==> flow/design.v <==
module ALU #(
    parameter DATA_W = 32
)
(
    input                       i_clk,    
    input                       i_rst_n,  
    input                       i_valid,  
    input [DATA_W - 1 : 0]      i_A,      
    input [DATA_W - 1 : 0]      i_B,      
    input [         2 : 0]      i_inst,   
    output [2*DATA_W - 1 : 0]   o_data,   
    output                      o_done    
);
    parameter S_IDLE           = 2'd0;
    parameter S_ONE_CYCLE_OP   = 2'd1;
    parameter S_MULTI_CYCLE_OP = 2'd2;
    reg  [         1: 0] state, state_nxt;  
    reg  [  DATA_W-1: 0] operand_a, operand_a_nxt;
    reg  [  DATA_W-1: 0] operand_b, operand_b_nxt;
    reg  [         2: 0] inst, inst_nxt;
    wire [  DATA_W-1: 0] add_buf, sub_buf;
    reg  [  2*DATA_W: 0] shift_reg, shift_reg_nxt;
    reg                  done, done_nxt;
    reg  [         4: 0] counter;
    assign add_buf = operand_a + operand_b;
    assign sub_buf = operand_a - operand_b;
    assign o_data = shift_reg[ 2*DATA_W-1: 0];
    assign o_done = done;
    always @(*) begin
        if (i_valid) begin
            operand_a_nxt = i_A;
            operand_b_nxt = i_B;
            inst_nxt      = i_inst;
        end
        else begin
            operand_a_nxt = operand_a;
            operand_b_nxt = operand_b;
            inst_nxt      = inst;
        end
    end
    always @(*) begin
        case(state)
            S_IDLE           :  begin
                if (i_valid) state_nxt = (i_inst >= 6 ) ? S_MULTI_CYCLE_OP : S_ONE_CYCLE_OP;
                else state_nxt = state;
            end
            S_ONE_CYCLE_OP   :  state_nxt = S_IDLE;
            S_MULTI_CYCLE_OP :  state_nxt = (counter == 31) ? S_IDLE : state;           
            default : state_nxt = state;
        endcase
    end
    always @(posedge i_clk) begin 
        counter <= (state == S_MULTI_CYCLE_OP) ? counter + 5'd1 : 5'd0;
    end
    always @(*) begin
        shift_reg_nxt = shift_reg;
        case (state)
            S_IDLE          : begin
                shift_reg_nxt = 65'b0;
                done_nxt = 1'b0;
            end
            S_ONE_CYCLE_OP  : begin
                case (inst)
                    3'd0    : begin
                        if ((operand_a[DATA_W-1] == 1) && (operand_b[DATA_W-1] == 1) && (add_buf[DATA_W-1] == 0))
                            shift_reg_nxt[31:0] = {1'b1, 31'b0};
                        else if ((operand_a[DATA_W-1] == 0) && (operand_b[DATA_W-1] == 0) && (add_buf[DATA_W-1] == 1))
                            shift_reg_nxt[31:0] = {1'b0, {31{1'b1}}};
                        else
                            shift_reg_nxt[31:0] = add_buf;
                    end
                    3'd1    : begin
                        if ((operand_a[DATA_W-1] == 1) && (operand_b[DATA_W-1] == 0) && (sub_buf[DATA_W-1] == 0))
                            shift_reg_nxt[31:0] = {1'b1, 31'b0};
                        else if ((operand_a[DATA_W-1] == 0) && (operand_b[DATA_W-1] == 1) && (sub_buf[DATA_W-1] == 1))
                            shift_reg_nxt[31:0] = {1'b0, {31{1'b1}}};
                        else
                            shift_reg_nxt[31:0] = sub_buf;
                    end
                    3'd2    : shift_reg_nxt[31:0] = operand_a & operand_b;
                    3'd3    : shift_reg_nxt[31:0] = operand_a | operand_b;
                    3'd4    : shift_reg_nxt[31:0] = ($signed(operand_a) < $signed(operand_b)) ? 32'd1 : 32'd0;
                    3'd5    : shift_reg_nxt[31:0] = $signed(operand_a) >>> $signed(operand_b);
                    default : shift_reg_nxt[31:0] = shift_reg[31:0];
                endcase
                shift_reg_nxt[64:32] = 33'b0;
                done_nxt = 1'b1;
            end
            S_MULTI_CYCLE_OP: begin
                case (inst)
                    3'd6    : begin
                        if (counter == 0)
                            shift_reg_nxt[31:0] = operand_a;
                        else
                            shift_reg_nxt[31:0] = shift_reg[31:0];
                        if(shift_reg_nxt[0] == 1)
                            shift_reg_nxt[64:32] = shift_reg[63:32] + operand_b;
                        else
                            shift_reg_nxt[64:32] = shift_reg[63:32];
                        shift_reg_nxt = shift_reg_nxt >> 1;
                        if (counter == 31) 
                            done_nxt = 1'b1;
                        else 
                            done_nxt = 1'b0;
                    end
                    3'd7    :begin
                        if (counter == 0) begin
                            if ((operand_b == 1) && (operand_a[31] == 1)) begin
                                shift_reg_nxt[31:1] = operand_a[30:0];
                                shift_reg_nxt[32] = 0;
                                shift_reg_nxt[0] = 1;
                            end
                            else begin
                                shift_reg_nxt[32:1] = operand_a;
                                shift_reg_nxt[0] = 0;
                            end
                            shift_reg_nxt[63:33] = shift_reg[63:33];
                        end
                        else begin
                            if (shift_reg[63:32] >= operand_b) begin
                                shift_reg_nxt[63:32] = shift_reg[63:32] - operand_b;
                                shift_reg_nxt[0] = 1;
                            end
                            else begin
                                shift_reg_nxt[63:32] = shift_reg[63:32];
                                shift_reg_nxt[0] = 0;
                            end
                            shift_reg_nxt[31:1] = shift_reg[31:1];
                        end
                        if (counter == 31) 
                            done_nxt = 1'b1;
                        else begin
                            shift_reg_nxt = shift_reg_nxt << 1;
                            done_nxt = 1'b0;
                        end
                    end
                    default :begin
                        shift_reg_nxt = shift_reg;
                        done_nxt = done;
                    end
                endcase
            end
            default : begin
                shift_reg_nxt = shift_reg;
                done_nxt = 1'b0;
            end
        endcase
    end
    always @(posedge i_clk or negedge i_rst_n) begin
        if(!i_rst_n) begin 
            done <= 0;
        end
        else begin
            done <= done_nxt;
        end
    end
    always @(posedge i_clk or negedge i_rst_n) begin
        if (!i_rst_n) begin
            state       <= S_IDLE;
            operand_a   <= 0;
            operand_b   <= 0;
            inst        <= 0;
            shift_reg   <= 0;
        end
        else begin
            state       <= state_nxt;
            operand_a   <= operand_a_nxt;
            operand_b   <= operand_b_nxt;
            inst        <= inst_nxt;
            shift_reg   <= shift_reg_nxt;
        end
    end
endmodule
Reports on ALU:

Each step is given for the RTL above and for the edited RTL.
"before" refers to lines of the RTL above, "after" to lines of the edited file.
"change" is "after" less "before", of the values as shown; "relative change" is that difference over "before", in percent.
Cell names lack the library's common part.
A cell with n/a has no value.

* design top: ALU
* clock: i_clk
* library: sky130hd
* timing corner: tt_025C_1v80

The edit:

Unified diff, file above to edited file.
A script made this edit. It changes what the design does and was not meant as an optimisation.

```diff
@@ -119,5 +119,5 @@
                         else begin
                             if (shift_reg[63:32] >= operand_b) begin
-                                shift_reg_nxt[63:32] = shift_reg[63:32] - operand_b;
+                                shift_reg_nxt[63:32] = shift_reg[63:32] ^ operand_b;
                                 shift_reg_nxt[0] = 1;
                             end
```

Word-level counts:

Source: Yosys, flattened and elaborated, memories not mapped. Widths are those after wreduce. Registers that Yosys merges into a memory's read port (data or address) are not register bits. Print and check cells do not count. Equal cells are merged and count once.

Word-level totals
* flip-flop bits (word level): before 139, after 139, change 0, relative change 0.00%
* latch bits: before 0, after 0, change 0
* RAM bits: before 0, after 0, change 0
* memory bits (read-only): before 0, after 0, change 0
* word width x clocked read ports: before 0, after 0, change 0
* memory cells: before 0, after 0, change 0
* input bits: before 70, after 70, change 0, relative change 0.00%

Operators by class
* add/subtract/negate cells: before 5, after 4, change -1, relative change -20.00%
* multipliers: before 0, after 0, change 0
* div/mod/pow operators: before 0, after 0, change 0
* magnitude comparators: before 3, after 3, change 0, relative change 0.00%
* equality and inequality tests: before 15, after 15, change 0, relative change 0.00%
* shift operators: before 1, after 1, change 0, relative change 0.00%
* mux-type cells: before 29, after 29, change 0, relative change 0.00%
* bitwise logic cells: before 6, after 7, change +1, relative change +16.67%
* reductions and logical operators: before 19, after 19, change 0, relative change 0.00%

Operator list
* 32-bit subtractor: before 2, after 1, change -1, relative change -50.00%
* 32-bit XOR: before 0, after 1, change +1

Operator kinds equal on both sides are left out: 41.

Longest topological paths:

Yosys ltp: most cells in a row. Word level: on the elaborated netlist, between registers, memories and ports. Mapped: between sequential cells and ports; inverters and the memories' decode and read muxes count.

Depth
* depth after elaboration: before 7, after 7, change 0, relative change 0.00%
* ABC_AREA: before 0, after 0
* depth in mapped cells: before 18, after 18, change 0, relative change 0.00%

Mapped cells and area:

The flow's flattened synthesis, as Yosys stat reports it; memories are mapped. The netlist is that of the ABC_AREA named above (0 if unset); the other value can give another one.

Cell types
* o21ai_0: before 259, after 214, change -45, relative change -17.37%
* clkbuf_1: before 92, after 132, change +40, relative change +43.48%
* nand2_1: before 315, after 285, change -30, relative change -9.52%
* buf_2: before 47, after 17, change -30, relative change -63.83%
* xnor2_1: before 84, after 60, change -24, relative change -28.57%
* a31oi_1: before 43, after 23, change -20, relative change -46.51%
* nand3_1: before 71, after 53, change -18, relative change -25.35%
* o31ai_2: before 21, after 6, change -15, relative change -71.43%
* buf_4: before 16, after 2, change -14, relative change -87.50%
* nor3_1: before 30, after 42, change +12, relative change +40.00%
* o21ai_1: before 15, after 3, change -12, relative change -80.00%
* inv_2: before 13, after 1, change -12, relative change -92.31%
* and3_1: before 24, after 14, change -10, relative change -41.67%
* a311oi_1: before 8, after 18, change +10, relative change +125.00%
* nor2_1: before 183, after 192, change +9, relative change +4.92%
* a211o_1: before 5, after 14, change +9, relative change +180.00%
* inv_1: before 122, after 130, change +8, relative change +6.56%
* a211oi_1: before 46, after 53, change +7, relative change +15.22%

Cell types equal on both sides are left out: 15.
The list need not be complete.

Synthesis totals
* mapped cells: before 2456, after 2286, change -170, relative change -6.92%
* cell area after synthesis (sq um): before 18427.7, after 17081.4, change -1346.3, relative change -7.31%
* area of sequential cells (sq um): before 3479.6, after 3479.6, change 0.0, relative change 0.00%
* flip-flops: before 140, after 140, change 0, relative change 0.00%

Timing after synthesis:

OpenSTA on the mapped netlist: ideal clock, no wires. The path of least setup slack (recovery checks aside). Input and output delay are each 20% of the period. Register names are those of the netlist, which keeps one name where synthesis merged equal registers.

Path after synthesis
* kind: before reg-to-reg, after reg-to-reg
* start: before register operand_b[1], after register operand_b[2]
* end: before register shift_reg[11], after register shift_reg[6]
* clock period (ps): before 7000, after 7000, change 0, relative change 0.00%
* library setup time (ps): before 130, after 95, change -35
* launch time at the first pin (ps): before 0, after 0, change 0
* arrival time (ps): before 3713, after 3996, change +283, relative change +7.62%
* required time (ps): before 6870, after 6905, change +35, relative change +0.51%
* path slack (ps): before 3157, after 2908, change -249
* delay of the path (ps): before 3843, after 4091, change +248, relative change +6.45%
* driving pins on the path: before 18, after 19, change +1, relative change +5.56%
* buffers on the path: before 5, after 6, change +1, relative change +20.00%
* synthesis period reached (ps): before 3843, after 4092, change +249, relative change +6.48%

"delay of the path" = arrival - input delay + setup time.
"driving pins on the path": output pins that drive a net of the path, with the launching flip-flop's if there is one; two outputs of one cell count as two.
"synthesis period reached" = period - worst setup slack (recovery checks aside). The figure is calculated, with input and output delays left at 20% of the set period.
The rows between start and end are the longest chain of elaborated cells between them; the timing report does not say that the signal goes this way. Where chains are equally long, one stands for them.
Each line given opens the expression or statement behind the cell; cells for indexed reads and writes are added by Yosys, which also makes memories of some case tables.

Between the ends, after synthesis, before:
* cell sequence: dfrtp_1 > buf_2 > inv_1 > buf_2 > buf_1 > ha_1 > o21bai_1 > o2111ai_2 > a31oi_4 > nand3_4 > a31oi_4 > or4_4 > nand4_1 > and2_1 > buf_6 > buf_12 > a2111oi_2 > o31ai_2
* length of the longest elaborated chain: 6
* elaborated cells between the ends (all ways): 15
* source lines of those cells: 9
* those cells by class: add/sub (2); shift (1); mux (6); logic (2); reduce/logical (4)

RTL lines, path after synthesis, before
* start, declared: line 19 `reg  [  DATA_W-1: 0] operand_b, operand_b_nxt;`
* start, assigned: line 161 `operand_b   <= 0;`
* start, assigned: line 168 `operand_b   <= operand_b_nxt;`
* 32-bit subtractor: line 26 `assign sub_buf = operand_a - operand_b;`
* 1-bit logical AND: line 75 `else if ((operand_a[DATA_W-1] == 0) && (operand_b[DATA_W-1] == 1) && (sub_buf[DATA_W-1] == 1))`
* 32-bit 2-to-1 mux: line 75
* 32-bit 2-to-1 mux: line 73 `if ((operand_a[DATA_W-1] == 1) && (operand_b[DATA_W-1] == 0) && (sub_buf[DATA_W-1] == 0))`
* 32-bit parallel mux with 6-bit select: line 63 `case (inst)`
* 32-bit parallel mux with 3-bit select: line 57 `case (state)`
* end, assigned: line 163 `shift_reg   <= 0;`
* end, assigned: line 170 `shift_reg   <= shift_reg_nxt;`
* end, declared: line 22 `reg  [  2*DATA_W: 0] shift_reg, shift_reg_nxt;`

Between the ends, after synthesis, after:
* cell sequence: dfrtp_1 > clkbuf_1 > inv_1 > clkbuf_1 > clkbuf_1 > ha_1 > buf_2 > o211ai_1 > o211ai_1 > a311oi_4 > o211ai_4 > a2111oi_4 > nor3_2 > o21ai_2 > o21ai_2 > or2_1 > buf_6 > buf_6 > o31ai_1
* length of the longest elaborated chain: 6
* elaborated cells between the ends (all ways): 15
* source lines of those cells: 9
* those cells by class: add/sub (2); shift (1); mux (6); logic (2); reduce/logical (4)

RTL lines, path after synthesis, after
* start, declared: line 19 `reg  [  DATA_W-1: 0] operand_b, operand_b_nxt;`
* start, assigned: line 161 `operand_b   <= 0;`
* start, assigned: line 168 `operand_b   <= operand_b_nxt;`
* 32-bit subtractor: line 26 `assign sub_buf = operand_a - operand_b;`
* 1-bit logical AND: line 75 `else if ((operand_a[DATA_W-1] == 0) && (operand_b[DATA_W-1] == 1) && (sub_buf[DATA_W-1] == 1))`
* 32-bit 2-to-1 mux: line 75
* 32-bit 2-to-1 mux: line 73 `if ((operand_a[DATA_W-1] == 1) && (operand_b[DATA_W-1] == 0) && (sub_buf[DATA_W-1] == 0))`
* 32-bit parallel mux with 6-bit select: line 63 `case (inst)`
* 32-bit parallel mux with 3-bit select: line 57 `case (state)`
* end, assigned: line 163 `shift_reg   <= 0;`
* end, assigned: line 170 `shift_reg   <= shift_reg_nxt;`
* end, declared: line 22 `reg  [  2*DATA_W: 0] shift_reg, shift_reg_nxt;`

Worst path after layout:

Path of least setup slack in the final report of the runs of pair A (OpenROAD, finished layout, wires in). Where an end is a register, its clock arrival counts in the times.
The path's times are printed in steps of 10 ps; the period is the one set.

Path after layout
* kind: before reg-to-reg, after reg-to-reg
* start: before register operand_b[5], after register operand_b[4]
* end: before register shift_reg[25], after register shift_reg[18]
* clock period (ps): before 5150, after 5150, change 0, relative change 0.00%
* library setup time (ps): before 70, after 60, change -10
* launch time at the first pin (ps): before 500, after 510, change +10, relative change +2.00%
* arrival time (ps): before 4850, after 4930, change +80, relative change +1.65%
* required time (ps): before 5580, after 5590, change +10, relative change +0.18%
* path slack (ps): before 720, after 670, change -50
* driving pins on the path: before 14, after 14, change 0, relative change 0.00%
* buffers on the path: before 1, after 1, change 0, relative change 0.00%

The rows between start and end are the longest chain of elaborated cells between them; the timing report does not say that the signal goes this way. Where chains are equally long, one stands for them.

Between the ends, after layout, before:
* cell sequence: dfrtp_1 > clkinv_1 > buf_4 > ha_1 > o21ai_1 > a21oi_1 > o2111ai_2 > a2111oi_4 > o21ai_2 > nand2_2 > xnor2_1 > a31oi_1 > o221ai_1 > nand3_1
* length of the longest elaborated chain: 6
* elaborated cells between the ends (all ways): 15
* source lines of those cells: 9
* those cells by class: add/sub (2); shift (1); mux (6); logic (2); reduce/logical (4)

RTL lines, path after layout, before
* start, declared: line 19 `reg  [  DATA_W-1: 0] operand_b, operand_b_nxt;`
* start, assigned: line 161 `operand_b   <= 0;`
* start, assigned: line 168 `operand_b   <= operand_b_nxt;`
* 32-bit subtractor: line 26 `assign sub_buf = operand_a - operand_b;`
* 1-bit logical AND: line 75 `else if ((operand_a[DATA_W-1] == 0) && (operand_b[DATA_W-1] == 1) && (sub_buf[DATA_W-1] == 1))`
* 32-bit 2-to-1 mux: line 75
* 32-bit 2-to-1 mux: line 73 `if ((operand_a[DATA_W-1] == 1) && (operand_b[DATA_W-1] == 0) && (sub_buf[DATA_W-1] == 0))`
* 32-bit parallel mux with 6-bit select: line 63 `case (inst)`
* 32-bit parallel mux with 3-bit select: line 57 `case (state)`
* end, assigned: line 163 `shift_reg   <= 0;`
* end, assigned: line 170 `shift_reg   <= shift_reg_nxt;`
* end, declared: line 22 `reg  [  2*DATA_W: 0] shift_reg, shift_reg_nxt;`

Between the ends, after layout, after:
* cell sequence: dfrtp_1 > inv_1 > ha_1 > o211ai_1 > o211ai_1 > a311oi_4 > o211ai_4 > a2111oi_4 > o21a_1 > o21ai_2 > o21ai_2 > nor2_1 > buf_4 > a221o_1
* length of the longest elaborated chain: 6
* elaborated cells between the ends (all ways): 15
* source lines of those cells: 9
* those cells by class: add/sub (2); shift (1); mux (6); logic (2); reduce/logical (4)

RTL lines, path after layout, after
* start, declared: line 19 `reg  [  DATA_W-1: 0] operand_b, operand_b_nxt;`
* start, assigned: line 161 `operand_b   <= 0;`
* start, assigned: line 168 `operand_b   <= operand_b_nxt;`
* 32-bit subtractor: line 26 `assign sub_buf = operand_a - operand_b;`
* 1-bit logical AND: line 75 `else if ((operand_a[DATA_W-1] == 0) && (operand_b[DATA_W-1] == 1) && (sub_buf[DATA_W-1] == 1))`
* 32-bit 2-to-1 mux: line 75
* 32-bit 2-to-1 mux: line 73 `if ((operand_a[DATA_W-1] == 1) && (operand_b[DATA_W-1] == 0) && (sub_buf[DATA_W-1] == 0))`
* 32-bit parallel mux with 6-bit select: line 63 `case (inst)`
* 32-bit parallel mux with 3-bit select: line 57 `case (state)`
* end, assigned: line 163 `shift_reg   <= 0;`
* end, assigned: line 170 `shift_reg   <= shift_reg_nxt;`
* end, declared: line 22 `reg  [  2*DATA_W: 0] shift_reg, shift_reg_nxt;`

Flow runs:

Both versions went through the flow (Yosys, OpenROAD) with the same settings in each pair. Constraints: input delay and output delay 20% of the set period each, output load 0.01 pF.

Flow settings, pair A:
* CORE_UTILIZATION: 40
* period_ns: 5.15
* CAP_MARGIN: 20
* CORE_MARGIN: 2
* SLEW_MARGIN: 20

Measured results, pair A
* Yosys chip area after synthesis (sq um): before 18427.7, after 17081.4, change -1346.3, relative change -7.31%
* die outline area (sq um): before 47801.3, after 44373.4, change -3427.9, relative change -7.17%
* area of the standard cells in the finished layout (sq um): before 20709.9, after 19587.5, change -1122.4, relative change -5.42%
* setup slack of the worst path (ps): before 724, after 666, change -58
* summed negative setup slack (ps): before 0, after 0, change 0
* worst hold slack after layout (ps): before 452, after 456, change +4
* total power after layout (mW): before 8.928, after 8.245, change -0.683, relative change -7.65%
* period achieved (ps): before 4426, after 4484, change +58, relative change +1.31%

Flow settings, pair B:
* CAP_MARGIN: 15
* CELL_PAD_IN_SITES_DETAIL_PLACEMENT: 2
* CELL_PAD_IN_SITES_GLOBAL_PLACEMENT: 1
* CORE_ASPECT_RATIO: 1.83
* CORE_MARGIN: 6
* CORE_UTILIZATION: 17
* CTS_CLUSTER_DIAMETER: 278
* CTS_CLUSTER_SIZE: 61
* GPL_ROUTABILITY_DRIVEN: 0
* GPL_TIMING_DRIVEN: 1
* MIN_ROUTING_LAYER: met2
* PLACE_DENSITY: 0.36
* SETUP_SLACK_MARGIN: 0.7
* SLEW_MARGIN: 30
* TNS_END_PERCENT: 65
* period_ns: 4.83

Measured results, pair B
* Yosys chip area after synthesis (sq um): before 18427.7, after 17081.4, change -1346.3, relative change -7.31%
* die outline area (sq um): before 116807.0, after 108579.0, change -8228.0, relative change -7.04%
* area of the standard cells in the finished layout (sq um): before 22925.7, after 21769.6, change -1156.1, relative change -5.04%
* setup slack of the worst path (ps): before 700, after 606, change -94
* summed negative setup slack (ps): before 0, after 0, change 0
* total power after layout (mW): before 10.853, after 10.274, change -0.579, relative change -5.33%
* period achieved (ps): before 4130, after 4224, change +94, relative change +2.28%

"period achieved": clock period set for the run, less the worst setup slack. It is reckoned from that one timing run; input and output delays stay at 20% of the period that was set.
"total power after layout" is the tool's figure for a default switching activity; nothing was simulated.
